==> flow/design.v <==
`timescale 1ns / 1ps
module convolution_stage2 (
          in1,
          in2,
          in3,
          in4,
          in5,
          in6,
          in7,
          in8,
          clk,
          rst,
          start,
          conv_out
  );
input [99:0] in1, in2, in3, in4, in5, in6, in7, in8;
input         clk, rst, start;
output reg [7:0] conv_out;
wire  [3:0]  in1_1, in1_2, in1_3, in1_4, in1_5, in1_6, in1_7, in1_8, in1_9, in1_10, in1_11, in1_12, in1_13;
wire [3:0]   in1_14, in1_15, in1_16, in1_17, in1_18, in1_19, in1_20, in1_21, in1_22, in1_23, in1_24, in1_25;
wire  [3:0]  in2_1, in2_2, in2_3, in2_4, in2_5, in2_6, in2_7, in2_8, in2_9, in2_10, in2_11, in2_12, in2_13;
wire [3:0]   in2_14, in2_15, in2_16, in2_17, in2_18, in2_19, in2_20, in2_21, in2_22, in2_23, in2_24, in2_25;
wire  [3:0]  in3_1, in3_2, in3_3, in3_4, in3_5, in3_6, in3_7, in3_8, in3_9, in3_10, in3_11, in3_12, in3_13;
wire [3:0]   in3_14, in3_15, in3_16, in3_17, in3_18, in3_19, in3_20, in3_21, in3_22, in3_23, in3_24, in3_25;
wire  [3:0]  in4_1, in4_2, in4_3, in4_4, in4_5, in4_6, in4_7, in4_8, in4_9, in4_10, in4_11, in4_12, in4_13;
wire [3:0]   in4_14, in4_15, in4_16, in4_17, in4_18, in4_19, in4_20, in4_21, in4_22, in4_23, in4_24, in4_25;
wire  [3:0]  in5_1, in5_2, in5_3, in5_4, in5_5, in5_6, in5_7, in5_8, in5_9, in5_10, in5_11, in5_12, in5_13;
wire [3:0]   in5_14, in5_15, in5_16, in5_17, in5_18, in5_19, in5_20, in5_21, in5_22, in5_23, in5_24, in5_25;
wire  [3:0]  in6_1, in6_2, in6_3, in6_4, in6_5, in6_6, in6_7, in6_8, in6_9, in6_10, in6_11, in6_12, in6_13;
wire [3:0]   in6_14, in6_15, in6_16, in6_17, in6_18, in6_19, in6_20, in6_21, in6_22, in6_23, in6_24, in6_25;
wire  [3:0]  in7_1, in7_2, in7_3, in7_4, in7_5, in7_6, in7_7, in7_8, in7_9, in7_10, in7_11, in7_12, in7_13;
wire [3:0]   in7_14, in7_15, in7_16, in7_17, in7_18, in7_19, in7_20, in7_21, in7_22, in7_23, in7_24, in7_25;
wire  [3:0]  in8_1, in8_2, in8_3, in8_4, in8_5, in8_6, in8_7, in8_8, in8_9, in8_10, in8_11, in8_12, in8_13;
wire [3:0]   in8_14, in8_15, in8_16, in8_17, in8_18, in8_19, in8_20, in8_21, in8_22, in8_23, in8_24, in8_25;
wire [8:0]   sum1, sum2, sum3, sum4;
wire  [7:0]  mul1_1, mul1_2, mul1_3, mul1_4, mul1_5, mul1_6, mul1_7, mul1_8, mul1_9, mul1_10, mul1_11, mul1_12, mul1_13;
wire [7:0]   mul1_14, mul1_15, mul1_16, mul1_17, mul1_18, mul1_19, mul1_20, mul1_21, mul1_22, mul1_23, mul1_24, mul1_25;
wire  [7:0]  mul2_1, mul2_2, mul2_3, mul2_4, mul2_5, mul2_6, mul2_7, mul2_8, mul2_9, mul2_10, mul2_11, mul2_12, mul2_13;
wire [7:0]   mul2_14, mul2_15, mul2_16, mul2_17, mul2_18, mul2_19, mul2_20, mul2_21, mul2_22, mul2_23, mul2_24, mul2_25;
wire  [7:0]  mul3_1, mul3_2, mul3_3, mul3_4, mul3_5, mul3_6, mul3_7, mul3_8, mul3_9, mul3_10, mul3_11, mul3_12, mul3_13;
wire [7:0]   mul3_14, mul3_15, mul3_16, mul3_17, mul3_18, mul3_19, mul3_20, mul3_21, mul3_22, mul3_23, mul3_24, mul3_25;
wire  [7:0]  mul4_1, mul4_2, mul4_3, mul4_4, mul4_5, mul4_6, mul4_7, mul4_8, mul4_9, mul4_10, mul4_11, mul4_12, mul4_13;
wire [7:0]   mul4_14, mul4_15, mul4_16, mul4_17, mul4_18, mul4_19, mul4_20, mul4_21, mul4_22, mul4_23, mul4_24, mul4_25;
wire [8:0]   temp_out;
always @ ( posedge clk ) begin
  if (rst) begin
  conv_out  <=  0;
  end
  else
    begin
      conv_out <= temp_out[7:0];
    end
end
assign in1_1 	= (start) ? in1[99:96]   	: 4'h0;
assign in1_2 	= (start) ? in1[95:92]   	: 4'h0;
assign in1_3 	= (start) ? in1[91:88]   	: 4'h0;
assign in1_4 	= (start) ? in1[87:84]   	: 4'h0;
assign in1_5 	= (start) ? in1[83:80]   	: 4'h0;
assign in1_6 	= (start) ? in1[79:76]   	: 4'h0;
assign in1_7 	= (start) ? in1[75:72]   	: 4'h0;
assign in1_8 	= (start) ? in1[71:68]   	: 4'h0;
assign in1_9 	= (start) ? in1[67:64]   	: 4'h0;
assign in1_10 	= (start) ? in1[63:60]  	: 4'h0;
assign in1_11 	= (start) ? in1[59:56]  	: 4'h0;
assign in1_12 	= (start) ? in1[55:52]  	: 4'h0;
assign in1_13 	= (start) ? in1[51:48]  	: 4'h0;
assign in1_14	= (start) ? in1[47:44]  	: 4'h0;
assign in1_15 	= (start) ? in1[43:40]  	: 4'h0;
assign in1_16 	= (start) ? in1[39:36]  	: 4'h0;
assign in1_17 	= (start) ? in1[35:32]  	: 4'h0;
assign in1_18 	= (start) ? in1[31:28]  	: 4'h0;
assign in1_19 	= (start) ? in1[27:24]  	: 4'h0;
assign in1_20 	= (start) ? in1[23:20]  	: 4'h0;
assign in1_21 	= (start) ? in1[19:16]  	: 4'h0;
assign in1_22 	= (start) ? in1[15:12]  	: 4'h0;
assign in1_23 	= (start) ? in1[11:8]   	: 4'h0;
assign in1_24 	= (start) ? in1[7:4]    	: 4'h0;
assign in1_25 	= (start) ? in1[3:0]   		: 4'h0;
assign in2_1 	= (start) ? in2[99:96]   	: 4'h0;
assign in2_2 	= (start) ? in2[95:92]   	: 4'h0;
assign in2_3 	= (start) ? in2[91:88]   	: 4'h0;
assign in2_4 	= (start) ? in2[87:84]   	: 4'h0;
assign in2_5 	= (start) ? in2[83:80]   	: 4'h0;
assign in2_6 	= (start) ? in2[79:76]   	: 4'h0;
assign in2_7 	= (start) ? in2[75:72]   	: 4'h0;
assign in2_8 	= (start) ? in2[71:68]   	: 4'h0;
assign in2_9 	= (start) ? in2[67:64]   	: 4'h0;
assign in2_10 	= (start) ? in2[63:60]  	: 4'h0;
assign in2_11 	= (start) ? in2[59:56]  	: 4'h0;
assign in2_12 	= (start) ? in2[55:52]  	: 4'h0;
assign in2_13 	= (start) ? in2[51:48]  	: 4'h0;
assign in2_14	= (start) ? in2[47:44]  	: 4'h0;
assign in2_15 	= (start) ? in2[43:40]  	: 4'h0;
assign in2_16 	= (start) ? in2[39:36]  	: 4'h0;
assign in2_17 	= (start) ? in2[35:32]  	: 4'h0;
assign in2_18 	= (start) ? in2[31:28]  	: 4'h0;
assign in2_19 	= (start) ? in2[27:24]  	: 4'h0;
assign in2_20 	= (start) ? in2[23:20]  	: 4'h0;
assign in2_21 	= (start) ? in2[19:16]  	: 4'h0;
assign in2_22 	= (start) ? in2[15:12]  	: 4'h0;
assign in2_23 	= (start) ? in2[11:8]   	: 4'h0;
assign in2_24 	= (start) ? in2[7:4]    	: 4'h0;
assign in2_25 	= (start) ? in2[3:0]   		: 4'h0;
assign in3_1 	= (start) ? in3[99:96]   	: 4'h0;
assign in3_2 	= (start) ? in3[95:92]   	: 4'h0;
assign in3_3 	= (start) ? in3[91:88]   	: 4'h0;
assign in3_4 	= (start) ? in3[87:84]   	: 4'h0;
assign in3_5 	= (start) ? in3[83:80]   	: 4'h0;
assign in3_6 	= (start) ? in3[79:76]   	: 4'h0;
assign in3_7 	= (start) ? in3[75:72]   	: 4'h0;
assign in3_8 	= (start) ? in3[71:68]   	: 4'h0;
assign in3_9 	= (start) ? in3[67:64]   	: 4'h0;
assign in3_10 	= (start) ? in3[63:60]  	: 4'h0;
assign in3_11 	= (start) ? in3[59:56]  	: 4'h0;
assign in3_12 	= (start) ? in3[55:52]  	: 4'h0;
assign in3_13 	= (start) ? in3[51:48]  	: 4'h0;
assign in3_14	= (start) ? in3[47:44]  	: 4'h0;
assign in3_15 	= (start) ? in3[43:40]  	: 4'h0;
assign in3_16 	= (start) ? in3[39:36]  	: 4'h0;
assign in3_17 	= (start) ? in3[35:32]  	: 4'h0;
assign in3_18 	= (start) ? in3[31:28]  	: 4'h0;
assign in3_19 	= (start) ? in3[27:24]  	: 4'h0;
assign in3_20 	= (start) ? in3[23:20]  	: 4'h0;
assign in3_21 	= (start) ? in3[19:16]  	: 4'h0;
assign in3_22 	= (start) ? in3[15:12]  	: 4'h0;
assign in3_23 	= (start) ? in3[11:8]   	: 4'h0;
assign in3_24 	= (start) ? in3[7:4]    	: 4'h0;
assign in3_25 	= (start) ? in3[3:0]   		: 4'h0;
assign in4_1 	= (start) ? in4[99:96]   	: 4'h0;
assign in4_2 	= (start) ? in4[95:92]   	: 4'h0;
assign in4_3 	= (start) ? in4[91:88]   	: 4'h0;
assign in4_4 	= (start) ? in4[87:84]   	: 4'h0;
assign in4_5 	= (start) ? in4[83:80]   	: 4'h0;
assign in4_6 	= (start) ? in4[79:76]   	: 4'h0;
assign in4_7 	= (start) ? in4[75:72]   	: 4'h0;
assign in4_8 	= (start) ? in4[71:68]   	: 4'h0;
assign in4_9 	= (start) ? in4[67:64]   	: 4'h0;
assign in4_10 	= (start) ? in4[63:60]  	: 4'h0;
assign in4_11 	= (start) ? in4[59:56]  	: 4'h0;
assign in4_12 	= (start) ? in4[55:52]  	: 4'h0;
assign in4_13 	= (start) ? in4[51:48]  	: 4'h0;
assign in4_14	= (start) ? in4[47:44]  	: 4'h0;
assign in4_15 	= (start) ? in4[43:40]  	: 4'h0;
assign in4_16 	= (start) ? in4[39:36]  	: 4'h0;
assign in4_17 	= (start) ? in4[35:32]  	: 4'h0;
assign in4_18 	= (start) ? in4[31:28]  	: 4'h0;
assign in4_19 	= (start) ? in4[27:24]  	: 4'h0;
assign in4_20 	= (start) ? in4[23:20]  	: 4'h0;
assign in4_21 	= (start) ? in4[19:16]  	: 4'h0;
assign in4_22 	= (start) ? in4[15:12]  	: 4'h0;
assign in4_23 	= (start) ? in4[11:8]   	: 4'h0;
assign in4_24 	= (start) ? in4[7:4]    	: 4'h0;
assign in4_25 	= (start) ? in4[3:0]   		: 4'h0;
assign in5_1 	= (start) ? in5[99:96]   	: 4'h0;
assign in5_2 	= (start) ? in5[95:92]   	: 4'h0;
assign in5_3 	= (start) ? in5[91:88]   	: 4'h0;
assign in5_4 	= (start) ? in5[87:84]   	: 4'h0;
assign in5_5 	= (start) ? in5[83:80]   	: 4'h0;
assign in5_6 	= (start) ? in5[79:76]   	: 4'h0;
assign in5_7 	= (start) ? in5[75:72]   	: 4'h0;
assign in5_8 	= (start) ? in5[71:68]   	: 4'h0;
assign in5_9 	= (start) ? in5[67:64]   	: 4'h0;
assign in5_10 	= (start) ? in5[63:60]  	: 4'h0;
assign in5_11 	= (start) ? in5[59:56]  	: 4'h0;
assign in5_12 	= (start) ? in5[55:52]  	: 4'h0;
assign in5_13 	= (start) ? in5[51:48]  	: 4'h0;
assign in5_14	= (start) ? in5[47:44]  	: 4'h0;
assign in5_15 	= (start) ? in5[43:40]  	: 4'h0;
assign in5_16 	= (start) ? in5[39:36]  	: 4'h0;
assign in5_17 	= (start) ? in5[35:32]  	: 4'h0;
assign in5_18 	= (start) ? in5[31:28]  	: 4'h0;
assign in5_19 	= (start) ? in5[27:24]  	: 4'h0;
assign in5_20 	= (start) ? in5[23:20]  	: 4'h0;
assign in5_21 	= (start) ? in5[19:16]  	: 4'h0;
assign in5_22 	= (start) ? in5[15:12]  	: 4'h0;
assign in5_23 	= (start) ? in5[11:8]   	: 4'h0;
assign in5_24 	= (start) ? in5[7:4]    	: 4'h0;
assign in5_25 	= (start) ? in5[3:0]   		: 4'h0;
assign in6_1 	= (start) ? in6[99:96]   	: 4'h0;
assign in6_2 	= (start) ? in6[95:92]   	: 4'h0;
assign in6_3 	= (start) ? in6[91:88]   	: 4'h0;
assign in6_4 	= (start) ? in6[87:84]   	: 4'h0;
assign in6_5 	= (start) ? in6[83:80]   	: 4'h0;
assign in6_6 	= (start) ? in6[79:76]   	: 4'h0;
assign in6_7 	= (start) ? in6[75:72]   	: 4'h0;
assign in6_8 	= (start) ? in6[71:68]   	: 4'h0;
assign in6_9 	= (start) ? in6[67:64]   	: 4'h0;
assign in6_10 	= (start) ? in6[63:60]  	: 4'h0;
assign in6_11 	= (start) ? in6[59:56]  	: 4'h0;
assign in6_12 	= (start) ? in6[55:52]  	: 4'h0;
assign in6_13 	= (start) ? in6[51:48]  	: 4'h0;
assign in6_14	= (start) ? in6[47:44]  	: 4'h0;
assign in6_15 	= (start) ? in6[43:40]  	: 4'h0;
assign in6_16 	= (start) ? in6[39:36]  	: 4'h0;
assign in6_17 	= (start) ? in6[35:32]  	: 4'h0;
assign in6_18 	= (start) ? in6[31:28]  	: 4'h0;
assign in6_19 	= (start) ? in6[27:24]  	: 4'h0;
assign in6_20 	= (start) ? in6[23:20]  	: 4'h0;
assign in6_21 	= (start) ? in6[19:16]  	: 4'h0;
assign in6_22 	= (start) ? in6[15:12]  	: 4'h0;
assign in6_23 	= (start) ? in6[11:8]   	: 4'h0;
assign in6_24 	= (start) ? in6[7:4]    	: 4'h0;
assign in6_25 	= (start) ? in6[3:0]   		: 4'h0;
assign in7_1 	= (start) ? in7[99:96]   	: 4'h0;
assign in7_2 	= (start) ? in7[95:92]   	: 4'h0;
assign in7_3 	= (start) ? in7[91:88]   	: 4'h0;
assign in7_4 	= (start) ? in7[87:84]   	: 4'h0;
assign in7_5 	= (start) ? in7[83:80]   	: 4'h0;
assign in7_6 	= (start) ? in7[79:76]   	: 4'h0;
assign in7_7 	= (start) ? in7[75:72]   	: 4'h0;
assign in7_8 	= (start) ? in7[71:68]   	: 4'h0;
assign in7_9 	= (start) ? in7[67:64]   	: 4'h0;
assign in7_10 	= (start) ? in7[63:60]  	: 4'h0;
assign in7_11 	= (start) ? in7[59:56]  	: 4'h0;
assign in7_12 	= (start) ? in7[55:52]  	: 4'h0;
assign in7_13 	= (start) ? in7[51:48]  	: 4'h0;
assign in7_14	= (start) ? in7[47:44]  	: 4'h0;
assign in7_15 	= (start) ? in7[43:40]  	: 4'h0;
assign in7_16 	= (start) ? in7[39:36]  	: 4'h0;
assign in7_17 	= (start) ? in7[35:32]  	: 4'h0;
assign in7_18 	= (start) ? in7[31:28]  	: 4'h0;
assign in7_19 	= (start) ? in7[27:24]  	: 4'h0;
assign in7_20 	= (start) ? in7[23:20]  	: 4'h0;
assign in7_21 	= (start) ? in7[19:16]  	: 4'h0;
assign in7_22 	= (start) ? in7[15:12]  	: 4'h0;
assign in7_23 	= (start) ? in7[11:8]   	: 4'h0;
assign in7_24 	= (start) ? in7[7:4]    	: 4'h0;
assign in7_25 	= (start) ? in7[3:0]   		: 4'h0;
assign in8_1 	= (start) ? in8[99:96]   	: 4'h0;
assign in8_2 	= (start) ? in8[95:92]   	: 4'h0;
assign in8_3 	= (start) ? in8[91:88]   	: 4'h0;
assign in8_4 	= (start) ? in8[87:84]   	: 4'h0;
assign in8_5 	= (start) ? in8[83:80]   	: 4'h0;
assign in8_6 	= (start) ? in8[79:76]   	: 4'h0;
assign in8_7 	= (start) ? in8[75:72]   	: 4'h0;
assign in8_8 	= (start) ? in8[71:68]   	: 4'h0;
assign in8_9 	= (start) ? in8[67:64]   	: 4'h0;
assign in8_10 	= (start) ? in8[63:60]  	: 4'h0;
assign in8_11 	= (start) ? in8[59:56]  	: 4'h0;
assign in8_12 	= (start) ? in8[55:52]  	: 4'h0;
assign in8_13 	= (start) ? in8[51:48]  	: 4'h0;
assign in8_14	= (start) ? in8[47:44]  	: 4'h0;
assign in8_15 	= (start) ? in8[43:40]  	: 4'h0;
assign in8_16 	= (start) ? in8[39:36]  	: 4'h0;
assign in8_17 	= (start) ? in8[35:32]  	: 4'h0;
assign in8_18 	= (start) ? in8[31:28]  	: 4'h0;
assign in8_19 	= (start) ? in8[27:24]  	: 4'h0;
assign in8_20 	= (start) ? in8[23:20]  	: 4'h0;
assign in8_21 	= (start) ? in8[19:16]  	: 4'h0;
assign in8_22 	= (start) ? in8[15:12]  	: 4'h0;
assign in8_23 	= (start) ? in8[11:8]   	: 4'h0;
assign in8_24 	= (start) ? in8[7:4]    	: 4'h0;
assign in8_25 	= (start) ? in8[3:0]   		: 4'h0;
assign mul1_1 = (start) ? (in1_1 * in5_1) : 8'h00;
assign mul1_2 = (start) ? (in1_2 * in5_2) : 8'h00;
assign mul1_3 = (start) ? (in1_3 * in5_3) : 8'h00;
assign mul1_4 = (start) ? (in1_4 * in5_4) : 8'h00;
assign mul1_5 = (start) ? (in1_5 * in5_5) : 8'h00;
assign mul1_6 = (start) ? (in1_6 * in5_6) : 8'h00;
assign mul1_7 = (start) ? (in1_7 * in5_7) : 8'h00;
assign mul1_8 = (start) ? (in1_8 * in5_8) : 8'h00;
assign mul1_9 = (start) ? (in1_9 * in5_9) : 8'h00;
assign mul1_10 = (start) ? (in1_10 * in5_10) : 8'h00;
assign mul1_11 = (start) ? (in1_11 * in5_11) : 8'h00;
assign mul1_12 = (start) ? (in1_12 * in5_12) : 8'h00;
assign mul1_13 = (start) ? (in1_13 * in5_13) : 8'h00;
assign mul1_14 = (start) ? (in1_14 * in5_14) : 8'h00;
assign mul1_15 = (start) ? (in1_15 * in5_15) : 8'h00;
assign mul1_16 = (start) ? (in1_16 * in5_16) : 8'h00;
assign mul1_17 = (start) ? (in1_17 * in5_17) : 8'h00;
assign mul1_18 = (start) ? (in1_18 * in5_18) : 8'h00;
assign mul1_19 = (start) ? (in1_19 * in5_19) : 8'h00;
assign mul1_20 = (start) ? (in1_20 * in5_20) : 8'h00;
assign mul1_21 = (start) ? (in1_21 * in5_21) : 8'h00;
assign mul1_22 = (start) ? (in1_22 * in5_22) : 8'h00;
assign mul1_23 = (start) ? (in1_23 * in5_23) : 8'h00;
assign mul1_24 = (start) ? (in1_24 * in5_24) : 8'h00;
assign mul1_25 = (start) ? (in1_25 * in5_25) : 8'h00;
assign mul2_1 = (start) ? (in2_1 * in6_1) : 8'h00;
assign mul2_2 = (start) ? (in2_2 * in6_2) : 8'h00;
assign mul2_3 = (start) ? (in2_3 * in6_3) : 8'h00;
assign mul2_4 = (start) ? (in2_4 * in6_4) : 8'h00;
assign mul2_5 = (start) ? (in2_5 * in6_5) : 8'h00;
assign mul2_6 = (start) ? (in2_6 * in6_6) : 8'h00;
assign mul2_7 = (start) ? (in2_7 * in6_7) : 8'h00;
assign mul2_8 = (start) ? (in2_8 * in6_8) : 8'h00;
assign mul2_9 = (start) ? (in2_9 * in6_9) : 8'h00;
assign mul2_10 = (start) ? (in2_10 * in6_10) : 8'h00;
assign mul2_11 = (start) ? (in2_11 * in6_11) : 8'h00;
assign mul2_12 = (start) ? (in2_12 * in6_12) : 8'h00;
assign mul2_13 = (start) ? (in2_13 * in6_13) : 8'h00;
assign mul2_14 = (start) ? (in2_14 * in6_14) : 8'h00;
assign mul2_15 = (start) ? (in2_15 * in6_15) : 8'h00;
assign mul2_16 = (start) ? (in2_16 * in6_16) : 8'h00;
assign mul2_17 = (start) ? (in2_17 * in6_17) : 8'h00;
assign mul2_18 = (start) ? (in2_18 * in6_18) : 8'h00;
assign mul2_19 = (start) ? (in2_19 * in6_19) : 8'h00;
assign mul2_20 = (start) ? (in2_20 * in6_20) : 8'h00;
assign mul2_21 = (start) ? (in2_21 * in6_21) : 8'h00;
assign mul2_22 = (start) ? (in2_22 * in6_22) : 8'h00;
assign mul2_23 = (start) ? (in2_23 * in6_23) : 8'h00;
assign mul2_24 = (start) ? (in2_24 * in6_24) : 8'h00;
assign mul2_25 = (start) ? (in2_25 * in6_25) : 8'h00;
assign mul3_1 = (start) ? (in3_1 * in7_1) : 8'h00;
assign mul3_2 = (start) ? (in3_2 * in7_2) : 8'h00;
assign mul3_3 = (start) ? (in3_3 * in7_3) : 8'h00;
assign mul3_4 = (start) ? (in3_4 * in7_4) : 8'h00;
assign mul3_5 = (start) ? (in3_5 * in7_5) : 8'h00;
assign mul3_6 = (start) ? (in3_6 * in7_6) : 8'h00;
assign mul3_7 = (start) ? (in3_7 * in7_7) : 8'h00;
assign mul3_8 = (start) ? (in3_8 * in7_8) : 8'h00;
assign mul3_9 = (start) ? (in3_9 * in7_9) : 8'h00;
assign mul3_10 = (start) ? (in3_10 * in7_10) : 8'h00;
assign mul3_11 = (start) ? (in3_11 * in7_11) : 8'h00;
assign mul3_12 = (start) ? (in3_12 * in7_12) : 8'h00;
assign mul3_13 = (start) ? (in3_13 * in7_13) : 8'h00;
assign mul3_14 = (start) ? (in3_14 * in7_14) : 8'h00;
assign mul3_15 = (start) ? (in3_15 * in7_15) : 8'h00;
assign mul3_16 = (start) ? (in3_16 * in7_16) : 8'h00;
assign mul3_17 = (start) ? (in3_17 * in7_17) : 8'h00;
assign mul3_18 = (start) ? (in3_18 * in7_18) : 8'h00;
assign mul3_19 = (start) ? (in3_19 * in7_19) : 8'h00;
assign mul3_20 = (start) ? (in3_20 * in7_20) : 8'h00;
assign mul3_21 = (start) ? (in3_21 * in7_21) : 8'h00;
assign mul3_22 = (start) ? (in3_22 * in7_22) : 8'h00;
assign mul3_23 = (start) ? (in3_23 * in7_23) : 8'h00;
assign mul3_24 = (start) ? (in3_24 * in7_24) : 8'h00;
assign mul3_25 = (start) ? (in3_25 * in7_25) : 8'h00;
assign mul4_1 = (start) ? (in4_1 * in8_1) : 8'h00;
assign mul4_2 = (start) ? (in4_2 * in8_2) : 8'h00;
assign mul4_3 = (start) ? (in4_3 * in8_3) : 8'h00;
assign mul4_4 = (start) ? (in4_4 * in8_4) : 8'h00;
assign mul4_5 = (start) ? (in4_5 * in8_5) : 8'h00;
assign mul4_6 = (start) ? (in4_6 * in8_6) : 8'h00;
assign mul4_7 = (start) ? (in4_7 * in8_7) : 8'h00;
assign mul4_8 = (start) ? (in4_8 * in8_8) : 8'h00;
assign mul4_9 = (start) ? (in4_9 * in8_9) : 8'h00;
assign mul4_10 = (start) ? (in4_10 * in8_10) : 8'h00;
assign mul4_11 = (start) ? (in4_11 * in8_11) : 8'h00;
assign mul4_12 = (start) ? (in4_12 * in8_12) : 8'h00;
assign mul4_13 = (start) ? (in4_13 * in8_13) : 8'h00;
assign mul4_14 = (start) ? (in4_14 * in8_14) : 8'h00;
assign mul4_15 = (start) ? (in4_15 * in8_15) : 8'h00;
assign mul4_16 = (start) ? (in4_16 * in8_16) : 8'h00;
assign mul4_17 = (start) ? (in4_17 * in8_17) : 8'h00;
assign mul4_18 = (start) ? (in4_18 * in8_18) : 8'h00;
assign mul4_19 = (start) ? (in4_19 * in8_19) : 8'h00;
assign mul4_20 = (start) ? (in4_20 * in8_20) : 8'h00;
assign mul4_21 = (start) ? (in4_21 * in8_21) : 8'h00;
assign mul4_22 = (start) ? (in4_22 * in8_22) : 8'h00;
assign mul4_23 = (start) ? (in4_23 * in8_23) : 8'h00;
assign mul4_24 = (start) ? (in4_24 * in8_24) : 8'h00;
assign mul4_25 = (start) ? (in4_25 * in8_25) : 8'h00;
assign sum1 = mul1_1 + mul1_2 + mul1_3 + mul1_4 + mul1_5 + mul1_6 + mul1_7 + mul1_8 + mul1_9 + mul1_10 + mul1_11 + mul1_12 + mul1_13 + mul1_14 +
              mul1_15 + mul1_16 + mul1_17 + mul1_18 + mul1_19 + mul1_20 + mul1_21 + mul1_22 + mul1_23 + mul1_24 + mul1_25;
assign sum2 = mul2_1 + mul2_2 + mul2_3 + mul2_4 + mul2_5 + mul2_6 + mul2_7 + mul2_8 + mul2_9 + mul2_10 + mul2_11 + mul2_12 + mul2_13 + mul2_14 +
              mul2_15 + mul2_16 + mul2_17 + mul2_18 + mul2_19 + mul2_20 + mul2_21 + mul2_22 + mul2_23 + mul2_24 + mul2_25;
assign sum3 = mul3_1 + mul3_2 + mul3_3 + mul3_4 + mul3_5 + mul3_6 + mul3_7 + mul3_8 + mul3_9 + mul3_10 + mul3_11 + mul3_12 + mul3_13 + mul3_14 +
              mul3_15 + mul3_16 + mul3_17 + mul3_18 + mul3_19 + mul3_20 + mul3_21 + mul3_22 + mul3_23 + mul3_24 + mul3_25;
assign sum4 = mul4_1 + mul4_2 + mul4_3 + mul4_4 + mul4_5 + mul4_6 + mul4_7 + mul4_8 + mul4_9 + mul4_10 + mul4_11 + mul4_12 + mul4_13 + mul4_14 +
              mul4_15 + mul4_16 + mul4_17 + mul4_18 + mul4_19 + mul4_20 + mul4_21 + mul4_22 + mul4_23 + mul4_24 + mul4_25;
assign temp_out = sum1  + sum2 + sum3  + sum4;
endmodule  
# --- Reports on convolution_stage2 ---
# Each step is given for the RTL above and for the edited RTL.
# "orig" refers to lines of the RTL above, "edited" to lines of the edited file.
# "change": "edited" minus "orig" as printed here. "rel_change_pct": 100 x difference / "orig".
setup:
  top_module: "convolution_stage2"
  clock: "clk"
  library: "sky130hd"
  pvt_corner: "tt_025C_1v80"

# --- Diff ---
# The edit as a unified diff against the file above.
# The edited RTL no longer does the same as the RTL above: the edit was made by script, with no optimisation intended.
# begin of diff
@@ -40,5 +40,5 @@
 wire  [7:0]  mul3_1, mul3_2, mul3_3, mul3_4, mul3_5, mul3_6, mul3_7, mul3_8, mul3_9, mul3_10, mul3_11, mul3_12, mul3_13;
 wire [7:0]   mul3_14, mul3_15, mul3_16, mul3_17, mul3_18, mul3_19, mul3_20, mul3_21, mul3_22, mul3_23, mul3_24, mul3_25;
-wire  [7:0]  mul4_1, mul4_2, mul4_3, mul4_4, mul4_5, mul4_6, mul4_7, mul4_8, mul4_9, mul4_10, mul4_11, mul4_12, mul4_13;
+wire  [6:0]  mul4_1, mul4_2, mul4_3, mul4_4, mul4_5, mul4_6, mul4_7, mul4_8, mul4_9, mul4_10, mul4_11, mul4_12, mul4_13;
 wire [7:0]   mul4_14, mul4_15, mul4_16, mul4_17, mul4_18, mul4_19, mul4_20, mul4_21, mul4_22, mul4_23, mul4_24, mul4_25;
 wire [8:0]   temp_out;
# end of diff

# --- Elaborated design ---
# Counts by Yosys on the flattened word-level netlist (proc, flatten, opt, wreduce; memories kept). Register bits leave out memories and registers merged into their read ports (data or address); mux counts leave out enables and synchronous resets folded into registers. Print and check cells are left out. Cells with the same type and inputs are merged into one.
classes:
  columns: ["item", "orig", "edited", "change", "rel_change_pct"]
  rows:
  - ["reduce_logical", 0, 0, 0, null]
  - ["n_addsub", 99, 99, 0, 0.00]
  - ["shifts", 0, 0, 0, null]
  - ["n_cmp", 0, 0, 0, null]
  - ["n_mul", 100, 100, 0, 0.00]
  - ["n_div", 0, 0, 0, null]
  - ["logic", 0, 0, 0, null]
  - ["equal", 0, 0, 0, null]
  - ["muxes", 300, 300, 0, 0.00]
op_table:
  columns: ["cell", "orig", "edited", "change", "rel_change_pct"]
  rows:
  - ["4-bit by 4-bit multiplier with 8-bit output", 100, 87, -13, -13.00]
  - ["8-bit two-way mux", 100, 87, -13, -13.00]
  - ["4-bit by 4-bit multiplier with 7-bit output", 0, 13, 13, null]
  - ["7-bit two-way mux", 0, 13, 13, null]
  - ["8-bit adder", 99, 87, -12, -12.12]
  - ["8-bit by 7-bit adder with 8-bit output", 0, 11, 11, null]
  - ["7-bit by 7-bit adder with 8-bit output", 0, 1, 1, null]
  - ["4-bit two-way mux", 200, 200, 0, 0.00]
bits:
  columns: ["item", "orig", "edited", "change", "rel_change_pct"]
  rows:
  - ["out_inout_bits", 8, 8, 0, 0.00]
  - ["romBits", 0, 0, 0, null]
  - ["mem_count", 0, 0, 0, null]
  - ["ff_bits", 8, 8, 0, 0.00]
  - ["clocked_rd_ports_x_width", 0, 0, 0, null]
  - ["ram_bits", 0, 0, 0, null]
  - ["wordCells", 500, 500, 0, 0.00]
  - ["latch_bits", 0, 0, 0, null]

# --- Depth ---
# Depth = most cells in a row (Yosys ltp): at word level without a register or memory, in the mapped netlist without a sequential cell, where the memories' decode and read muxes count.
depth:
  columns: ["item", "orig", "edited", "change", "rel_change_pct"]
  rows:
  - ["ltp_word", 30, 30, 0, 0.00]
  - ["ABC_AREA", "0", "0", null, null]
  - ["ltp_mapped", 44, 42, -2, -4.55]

# --- Netlist ---
# Yosys stat after the flow's synthesis: flattened, memories mapped to cells. It holds for the ABC_AREA given above (unset counts as 0); a run with the other value may have another netlist.
by_type:
  columns: ["cell", "orig", "edited", "change", "rel_change_pct"]
  rows:
  - ["sky130_fd_sc_hd__inv_1", 1245, 861, -384, -30.84]
  - ["sky130_fd_sc_hd__and2_1", 89, 246, 157, 176.40]
  - ["sky130_fd_sc_hd__nor2_1", 202, 61, -141, -69.80]
  - ["sky130_fd_sc_hd__nand2_1", 351, 404, 53, 15.10]
  - ["sky130_fd_sc_hd__nand3_1", 510, 462, -48, -9.41]
  - ["sky130_fd_sc_hd__o21ai_0", 66, 23, -43, -65.15]
  - ["sky130_fd_sc_hd__o21ai_1", 2, 42, 40, 2000.00]
  - ["sky130_fd_sc_hd__xnor2_1", 386, 423, 37, 9.59]
  - ["sky130_fd_sc_hd__and3_1", 1092, 1126, 34, 3.11]
  - ["sky130_fd_sc_hd__ha_1", 1266, 1240, -26, -2.05]
  - ["sky130_fd_sc_hd__nand2b_1", 28, 3, -25, -89.29]
  - ["sky130_fd_sc_hd__o21bai_1", 55, 37, -18, -32.73]
  - ["sky130_fd_sc_hd__a211o_1", 11, 1, -10, -90.91]
  - ["sky130_fd_sc_hd__o211ai_1", 11, 1, -10, -90.91]
  - ["sky130_fd_sc_hd__xnor3_1", 17, 8, -9, -52.94]
  - ["sky130_fd_sc_hd__a21o_1", 184, 176, -8, -4.35]
  - ["sky130_fd_sc_hd__xor2_1", 154, 148, -6, -3.90]
  - ["sky130_fd_sc_hd__a211oi_1", 21, 15, -6, -28.57]
# The list need not be complete.
mapped:
  columns: ["item", "orig", "edited", "change", "rel_change_pct"]
  rows:
  - ["seqArea_um2", 160.2, 160.2, 0.0, 0.00]
  - ["ffs", 8, 8, 0, 0.00]
  - ["yosys_area_um2", 62821.5, 61121.1, -1700.4, -2.71]
  - ["buf_cells", 244, 243, -1, -0.41]
  - ["stdcells", 7243, 6817, -426, -5.88]

# --- Worst setup path after synthesis ---
# OpenSTA on the mapped netlist: ideal clock, no wires. The path of least setup slack (recovery checks aside). Input and output delay are each 20% of the period. Register names are those of the netlist, which keeps one name where synthesis merged equal registers.
synth_path:
  columns: ["item", "orig", "edited", "change", "rel_change_pct"]
  rows:
  - ["path_type", "input-to-reg", "input-to-reg", null, null]
  - ["from", "input start", "input start", null, null]
  - ["to", "register conv_out[7]", "register conv_out[7]", null, null]
  - ["path_stages", 41, 42, 1, 2.44]
  - ["t_first_pin_ns", 2.800, 2.800, 0.000, 0.00]
  - ["input_delay_ns", 2.800, 2.800, 0.000, 0.00]
  - ["path_delay_ns", 10.517, 10.848, 0.331, 3.15]
  - ["t_required_ns", 13.930, 13.882, -0.048, -0.34]
  - ["path_slack_ns", 0.683, 0.352, -0.331, null]
  - ["arrival_time_ns", 13.247, 13.530, 0.283, 2.14]
  - ["path_buffers", 4, 4, 0, 0.00]
  - ["clock_period_ns", 14.0, 14.0, 0.0, 0.00]
  - ["period_less_setup_slack_ns", 13.317, 13.648, 0.331, 2.49]
# "path_delay_ns" = arrival - input delay + setup time.
# "path_stages": output pins that drive a net of the path, with the launching flip-flop's if there is one; two outputs of one cell count as two.
# "period_less_setup_slack_ns" = period - worst setup slack (recovery checks aside). The figure is calculated, with input and output delays left at 20% of the set period.
# The rows between start and end are the longest chain of elaborated cells between them; the timing report does not say that the signal goes this way. Where chains are equally long, one stands for them.
# Each line given opens the expression or statement behind the cell; cells for indexed reads and writes are added by Yosys, which also makes memories of some case tables.
synth_via_orig:
  path_cell_list: "sky130_fd_sc_hd__clkbuf_1 > sky130_fd_sc_hd__clkbuf_1 > sky130_fd_sc_hd__clkbuf_1 > sky130_fd_sc_hd__clkbuf_1 > sky130_fd_sc_hd__nand3_1 > sky130_fd_sc_hd__fa_1 > sky130_fd_sc_hd__fa_1 > sky130_fd_sc_hd__inv_1 > sky130_fd_sc_hd__fa_1 > sky130_fd_sc_hd__a21o_1 > sky130_fd_sc_hd__a21oi_1 > sky130_fd_sc_hd__xor2_1 > sky130_fd_sc_hd__nor2_1 > sky130_fd_sc_hd__fa_1 > sky130_fd_sc_hd__inv_1 > sky130_fd_sc_hd__fa_1 > sky130_fd_sc_hd__inv_1 > sky130_fd_sc_hd__fa_1 > [... 5 more ...] > sky130_fd_sc_hd__inv_1 > sky130_fd_sc_hd__fa_1 > sky130_fd_sc_hd__inv_1 > sky130_fd_sc_hd__fa_1 > sky130_fd_sc_hd__fa_1 > sky130_fd_sc_hd__fa_1 > sky130_fd_sc_hd__inv_1 > sky130_fd_sc_hd__fa_1 > sky130_fd_sc_hd__xnor2_1 > sky130_fd_sc_hd__xnor2_1 > sky130_fd_sc_hd__xnor2_1 > sky130_fd_sc_hd__xnor2_1 > sky130_fd_sc_hd__xnor2_1 > sky130_fd_sc_hd__xnor2_1 > sky130_fd_sc_hd__xnor2_1 > sky130_fd_sc_hd__and3_2 > sky130_fd_sc_hd__a211o_1 > sky130_fd_sc_hd__a21oi_1"
  elab_chain_cells: 30
synth_rtl_orig:
  columns: ["item", "line", "text"]
  rows:
  - ["from (decl)", 17, "input         clk, rst, start;"]
  - ["4-bit two-way mux", 54, "assign in1_1 = (start) ? in1[99:96] : 4'h0;"]
  - ["4-bit by 4-bit multiplier with 8-bit output", 254, "assign mul1_1 = (start) ? (in1_1 * in5_1) : 8'h00;"]
  - ["8-bit two-way mux", 254, null]
  - ["8-bit adder (24 in a row)", 354, "assign sum1 = mul1_1 + mul1_2 + mul1_3 + mul1_4 + mul1_5 + mul1_6 + mul1_7 + mul1_8 + mul1_9 + mul1_10 + mul1_ ..."]
  - ["8-bit adder (3 in a row)", 362, "assign temp_out = sum1  + sum2 + sum3  + sum4;"]
  - ["to (assign)", 47, "conv_out  <=  0;"]
  - ["to (assign)", 51, "conv_out <= temp_out[7:0];"]
  - ["to (decl)", 18, "output reg [7:0] conv_out;"]
synth_via_edited:
  path_cell_list: "sky130_fd_sc_hd__clkbuf_1 > sky130_fd_sc_hd__clkbuf_1 > sky130_fd_sc_hd__clkbuf_1 > sky130_fd_sc_hd__clkbuf_1 > sky130_fd_sc_hd__nand3_1 > sky130_fd_sc_hd__fa_1 > sky130_fd_sc_hd__inv_1 > sky130_fd_sc_hd__fa_1 > sky130_fd_sc_hd__ha_1 > sky130_fd_sc_hd__a21o_1 > sky130_fd_sc_hd__a21oi_1 > sky130_fd_sc_hd__xnor2_1 > sky130_fd_sc_hd__and2_1 > sky130_fd_sc_hd__fa_1 > sky130_fd_sc_hd__inv_1 > sky130_fd_sc_hd__fa_1 > sky130_fd_sc_hd__inv_1 > sky130_fd_sc_hd__fa_1 > [... 6 more ...] > sky130_fd_sc_hd__inv_1 > sky130_fd_sc_hd__fa_1 > sky130_fd_sc_hd__fa_1 > sky130_fd_sc_hd__fa_1 > sky130_fd_sc_hd__fa_1 > sky130_fd_sc_hd__inv_1 > sky130_fd_sc_hd__fa_1 > sky130_fd_sc_hd__inv_1 > sky130_fd_sc_hd__ha_1 > sky130_fd_sc_hd__a21o_1 > sky130_fd_sc_hd__a21oi_1 > sky130_fd_sc_hd__xnor2_1 > sky130_fd_sc_hd__xnor2_1 > sky130_fd_sc_hd__xnor2_1 > sky130_fd_sc_hd__xnor2_1 > sky130_fd_sc_hd__xor2_1 > sky130_fd_sc_hd__nand3_1 > sky130_fd_sc_hd__nor3b_2"
  elab_chain_cells: 30
synth_rtl_edited:
  columns: ["item", "line", "text"]
  rows:
  - ["from (decl)", 17, "input         clk, rst, start;"]
  - ["4-bit two-way mux", 54, "assign in1_1 = (start) ? in1[99:96] : 4'h0;"]
  - ["4-bit by 4-bit multiplier with 8-bit output", 254, "assign mul1_1 = (start) ? (in1_1 * in5_1) : 8'h00;"]
  - ["8-bit two-way mux", 254, null]
  - ["8-bit adder (24 in a row)", 354, "assign sum1 = mul1_1 + mul1_2 + mul1_3 + mul1_4 + mul1_5 + mul1_6 + mul1_7 + mul1_8 + mul1_9 + mul1_10 + mul1_ ..."]
  - ["8-bit adder (3 in a row)", 362, "assign temp_out = sum1  + sum2 + sum3  + sum4;"]
  - ["to (assign)", 47, "conv_out  <=  0;"]
  - ["to (assign)", 51, "conv_out <= temp_out[7:0];"]
  - ["to (decl)", 18, "output reg [7:0] conv_out;"]

# --- Path in the finished layout ---
# Path of least setup slack in the final report of the runs of pair A (OpenROAD, finished layout, wires in). Where an end is a register, its clock arrival counts in the times.
layout_path:
  columns: ["item", "orig", "edited", "change", "rel_change_pct"]
  rows:
  - ["path_type", "input-to-reg", "input-to-reg", null, null]
  - ["from", "input start", "input start", null, null]
  - ["to", "register conv_out[7]", "register conv_out[7]", null, null]
  - ["t_first_pin_ns", 2.80, 2.80, 0.00, 0.00]
  - ["t_required_ns", 14.18, 14.10, -0.08, -0.56]
  - ["clock_period_ns", 14.0, 14.0, 0.0, 0.00]
  - ["path_buffers", 3, 3, 0, 0.00]
  - ["path_stages", 35, 35, 0, 0.00]
  - ["path_slack_ns", 0.67, 0.52, -0.15, null]
  - ["input_delay_ns", 2.80, 2.80, 0.00, 0.00]
  - ["arrival_time_ns", 13.51, 13.59, 0.08, 0.59]
# The rows between start and end are the longest chain of elaborated cells between them; the timing report does not say that the signal goes this way. Where chains are equally long, one stands for them.
layout_via_orig:
  path_cell_list: "sky130_fd_sc_hd__buf_12 > sky130_fd_sc_hd__buf_12 > sky130_fd_sc_hd__buf_12 > sky130_fd_sc_hd__nand3_1 > sky130_fd_sc_hd__fa_1 > sky130_fd_sc_hd__fa_1 > sky130_fd_sc_hd__inv_1 > sky130_fd_sc_hd__fa_1 > sky130_fd_sc_hd__a21o_1 > sky130_fd_sc_hd__a21oi_1 > sky130_fd_sc_hd__xnor2_1 > sky130_fd_sc_hd__nand2_1 > sky130_fd_sc_hd__fa_1 > sky130_fd_sc_hd__fa_1 > sky130_fd_sc_hd__inv_1 > sky130_fd_sc_hd__fa_1 > sky130_fd_sc_hd__fa_1 > sky130_fd_sc_hd__fa_1 > sky130_fd_sc_hd__fa_1 > sky130_fd_sc_hd__fa_1 > sky130_fd_sc_hd__fa_1 > sky130_fd_sc_hd__fa_1 > sky130_fd_sc_hd__fa_1 > sky130_fd_sc_hd__inv_1 > sky130_fd_sc_hd__fa_1 > sky130_fd_sc_hd__xnor2_1 > sky130_fd_sc_hd__xnor2_1 > sky130_fd_sc_hd__xnor2_1 > sky130_fd_sc_hd__xnor2_1 > sky130_fd_sc_hd__xnor2_1 > sky130_fd_sc_hd__xnor2_1 > sky130_fd_sc_hd__xnor2_1 > sky130_fd_sc_hd__and3_2 > sky130_fd_sc_hd__a211o_1 > sky130_fd_sc_hd__a21oi_1"
  elab_chain_cells: 30
layout_rtl_orig:
  columns: ["item", "line", "text"]
  rows:
  - ["from (decl)", 17, "input         clk, rst, start;"]
  - ["4-bit two-way mux", 54, "assign in1_1 = (start) ? in1[99:96] : 4'h0;"]
  - ["4-bit by 4-bit multiplier with 8-bit output", 254, "assign mul1_1 = (start) ? (in1_1 * in5_1) : 8'h00;"]
  - ["8-bit two-way mux", 254, null]
  - ["8-bit adder (24 in a row)", 354, "assign sum1 = mul1_1 + mul1_2 + mul1_3 + mul1_4 + mul1_5 + mul1_6 + mul1_7 + mul1_8 + mul1_9 + mul1_10 + mul1_ ..."]
  - ["8-bit adder (3 in a row)", 362, "assign temp_out = sum1  + sum2 + sum3  + sum4;"]
  - ["to (assign)", 47, "conv_out  <=  0;"]
  - ["to (assign)", 51, "conv_out <= temp_out[7:0];"]
  - ["to (decl)", 18, "output reg [7:0] conv_out;"]
layout_via_edited:
  path_cell_list: "sky130_fd_sc_hd__buf_16 > sky130_fd_sc_hd__buf_16 > sky130_fd_sc_hd__buf_12 > sky130_fd_sc_hd__nand3_1 > sky130_fd_sc_hd__fa_1 > sky130_fd_sc_hd__inv_1 > sky130_fd_sc_hd__fa_1 > sky130_fd_sc_hd__fa_1 > sky130_fd_sc_hd__and2_1 > sky130_fd_sc_hd__fa_1 > sky130_fd_sc_hd__inv_1 > sky130_fd_sc_hd__fa_1 > sky130_fd_sc_hd__inv_1 > sky130_fd_sc_hd__fa_1 > sky130_fd_sc_hd__fa_1 > sky130_fd_sc_hd__fa_1 > sky130_fd_sc_hd__fa_1 > sky130_fd_sc_hd__fa_1 > sky130_fd_sc_hd__fa_1 > sky130_fd_sc_hd__fa_1 > sky130_fd_sc_hd__fa_1 > sky130_fd_sc_hd__inv_1 > sky130_fd_sc_hd__fa_1 > sky130_fd_sc_hd__inv_1 > sky130_fd_sc_hd__ha_1 > sky130_fd_sc_hd__fa_1 > sky130_fd_sc_hd__a21o_1 > sky130_fd_sc_hd__a21oi_1 > sky130_fd_sc_hd__xnor2_1 > sky130_fd_sc_hd__xnor2_1 > sky130_fd_sc_hd__xnor2_1 > sky130_fd_sc_hd__xnor2_1 > sky130_fd_sc_hd__xor2_1 > sky130_fd_sc_hd__nand3_1 > sky130_fd_sc_hd__nor3b_2"
  elab_chain_cells: 30
layout_rtl_edited:
  columns: ["item", "line", "text"]
  rows:
  - ["from (decl)", 17, "input         clk, rst, start;"]
  - ["4-bit two-way mux", 54, "assign in1_1 = (start) ? in1[99:96] : 4'h0;"]
  - ["4-bit by 4-bit multiplier with 8-bit output", 254, "assign mul1_1 = (start) ? (in1_1 * in5_1) : 8'h00;"]
  - ["8-bit two-way mux", 254, null]
  - ["8-bit adder (24 in a row)", 354, "assign sum1 = mul1_1 + mul1_2 + mul1_3 + mul1_4 + mul1_5 + mul1_6 + mul1_7 + mul1_8 + mul1_9 + mul1_10 + mul1_ ..."]
  - ["8-bit adder (3 in a row)", 362, "assign temp_out = sum1  + sum2 + sum3  + sum4;"]
  - ["to (assign)", 47, "conv_out  <=  0;"]
  - ["to (assign)", 51, "conv_out <= temp_out[7:0];"]
  - ["to (decl)", 18, "output reg [7:0] conv_out;"]

# --- Flow runs ---
# Both versions went through the flow (Yosys, OpenROAD) with the same settings in each pair. Constraints: input delay and output delay 20% of the set period each, output load 0.01 pF.
flow_settings_pair_A:
  period_ns: 14.0
  CAP_MARGIN: 20
  CORE_MARGIN: 2
  CORE_UTILIZATION: 40
  SLEW_MARGIN: 20
results_pair_A:
  columns: ["item", "orig", "edited", "change", "rel_change_pct"]
  rows:
  - ["clock_period_reached_ns", 13.332, 13.485, 0.153, 1.15]
  - ["final_setup_ws_ns", 0.668, 0.515, -0.153, null]
  - ["finalCellArea_um2", 73724.5, 72106.7, -1617.8, -2.19]
  - ["setupTns_ns", 0.000, 0.000, 0.000, null]
  - ["synth_chip_area_um2", 62821.5, 61121.1, -1700.4, -2.71]
  - ["holdWs_ns", 3.321, 3.393, 0.072, null]
  - ["design_die_area_um2", 160240.0, 155946.0, -4294.0, -2.68]
flow_settings_pair_B:
  CORE_MARGIN: 8
  CORE_UTILIZATION: 55
  PLACE_DENSITY_LB_ADDON: 0.24
  SETUP_SLACK_MARGIN: 1.36
  SLEW_MARGIN: 15
  period_ns: 11.1
  CAP_MARGIN: 20
results_pair_B:
  columns: ["item", "orig", "edited", "change", "rel_change_pct"]
  rows:
  - ["clock_period_reached_ns", 12.282, 12.516, 0.234, 1.91]
  - ["final_setup_ws_ns", -1.182, -1.416, -0.234, null]
  - ["finalCellArea_um2", 83810.4, 79792.8, -4017.6, -4.79]
  - ["setupTns_ns", -2.092, -2.689, -0.597, null]
  - ["synth_chip_area_um2", 62821.5, 61121.1, -1700.4, -2.71]
  - ["holdWs_ns", 2.754, 2.764, 0.010, null]
  - ["design_die_area_um2", 125291.0, 122052.0, -3239.0, -2.59]
# "clock_period_reached_ns" is the run's clock period less its worst setup slack. It is reckoned from that one timing run; input and output delays stay at 20% of the period that was set.
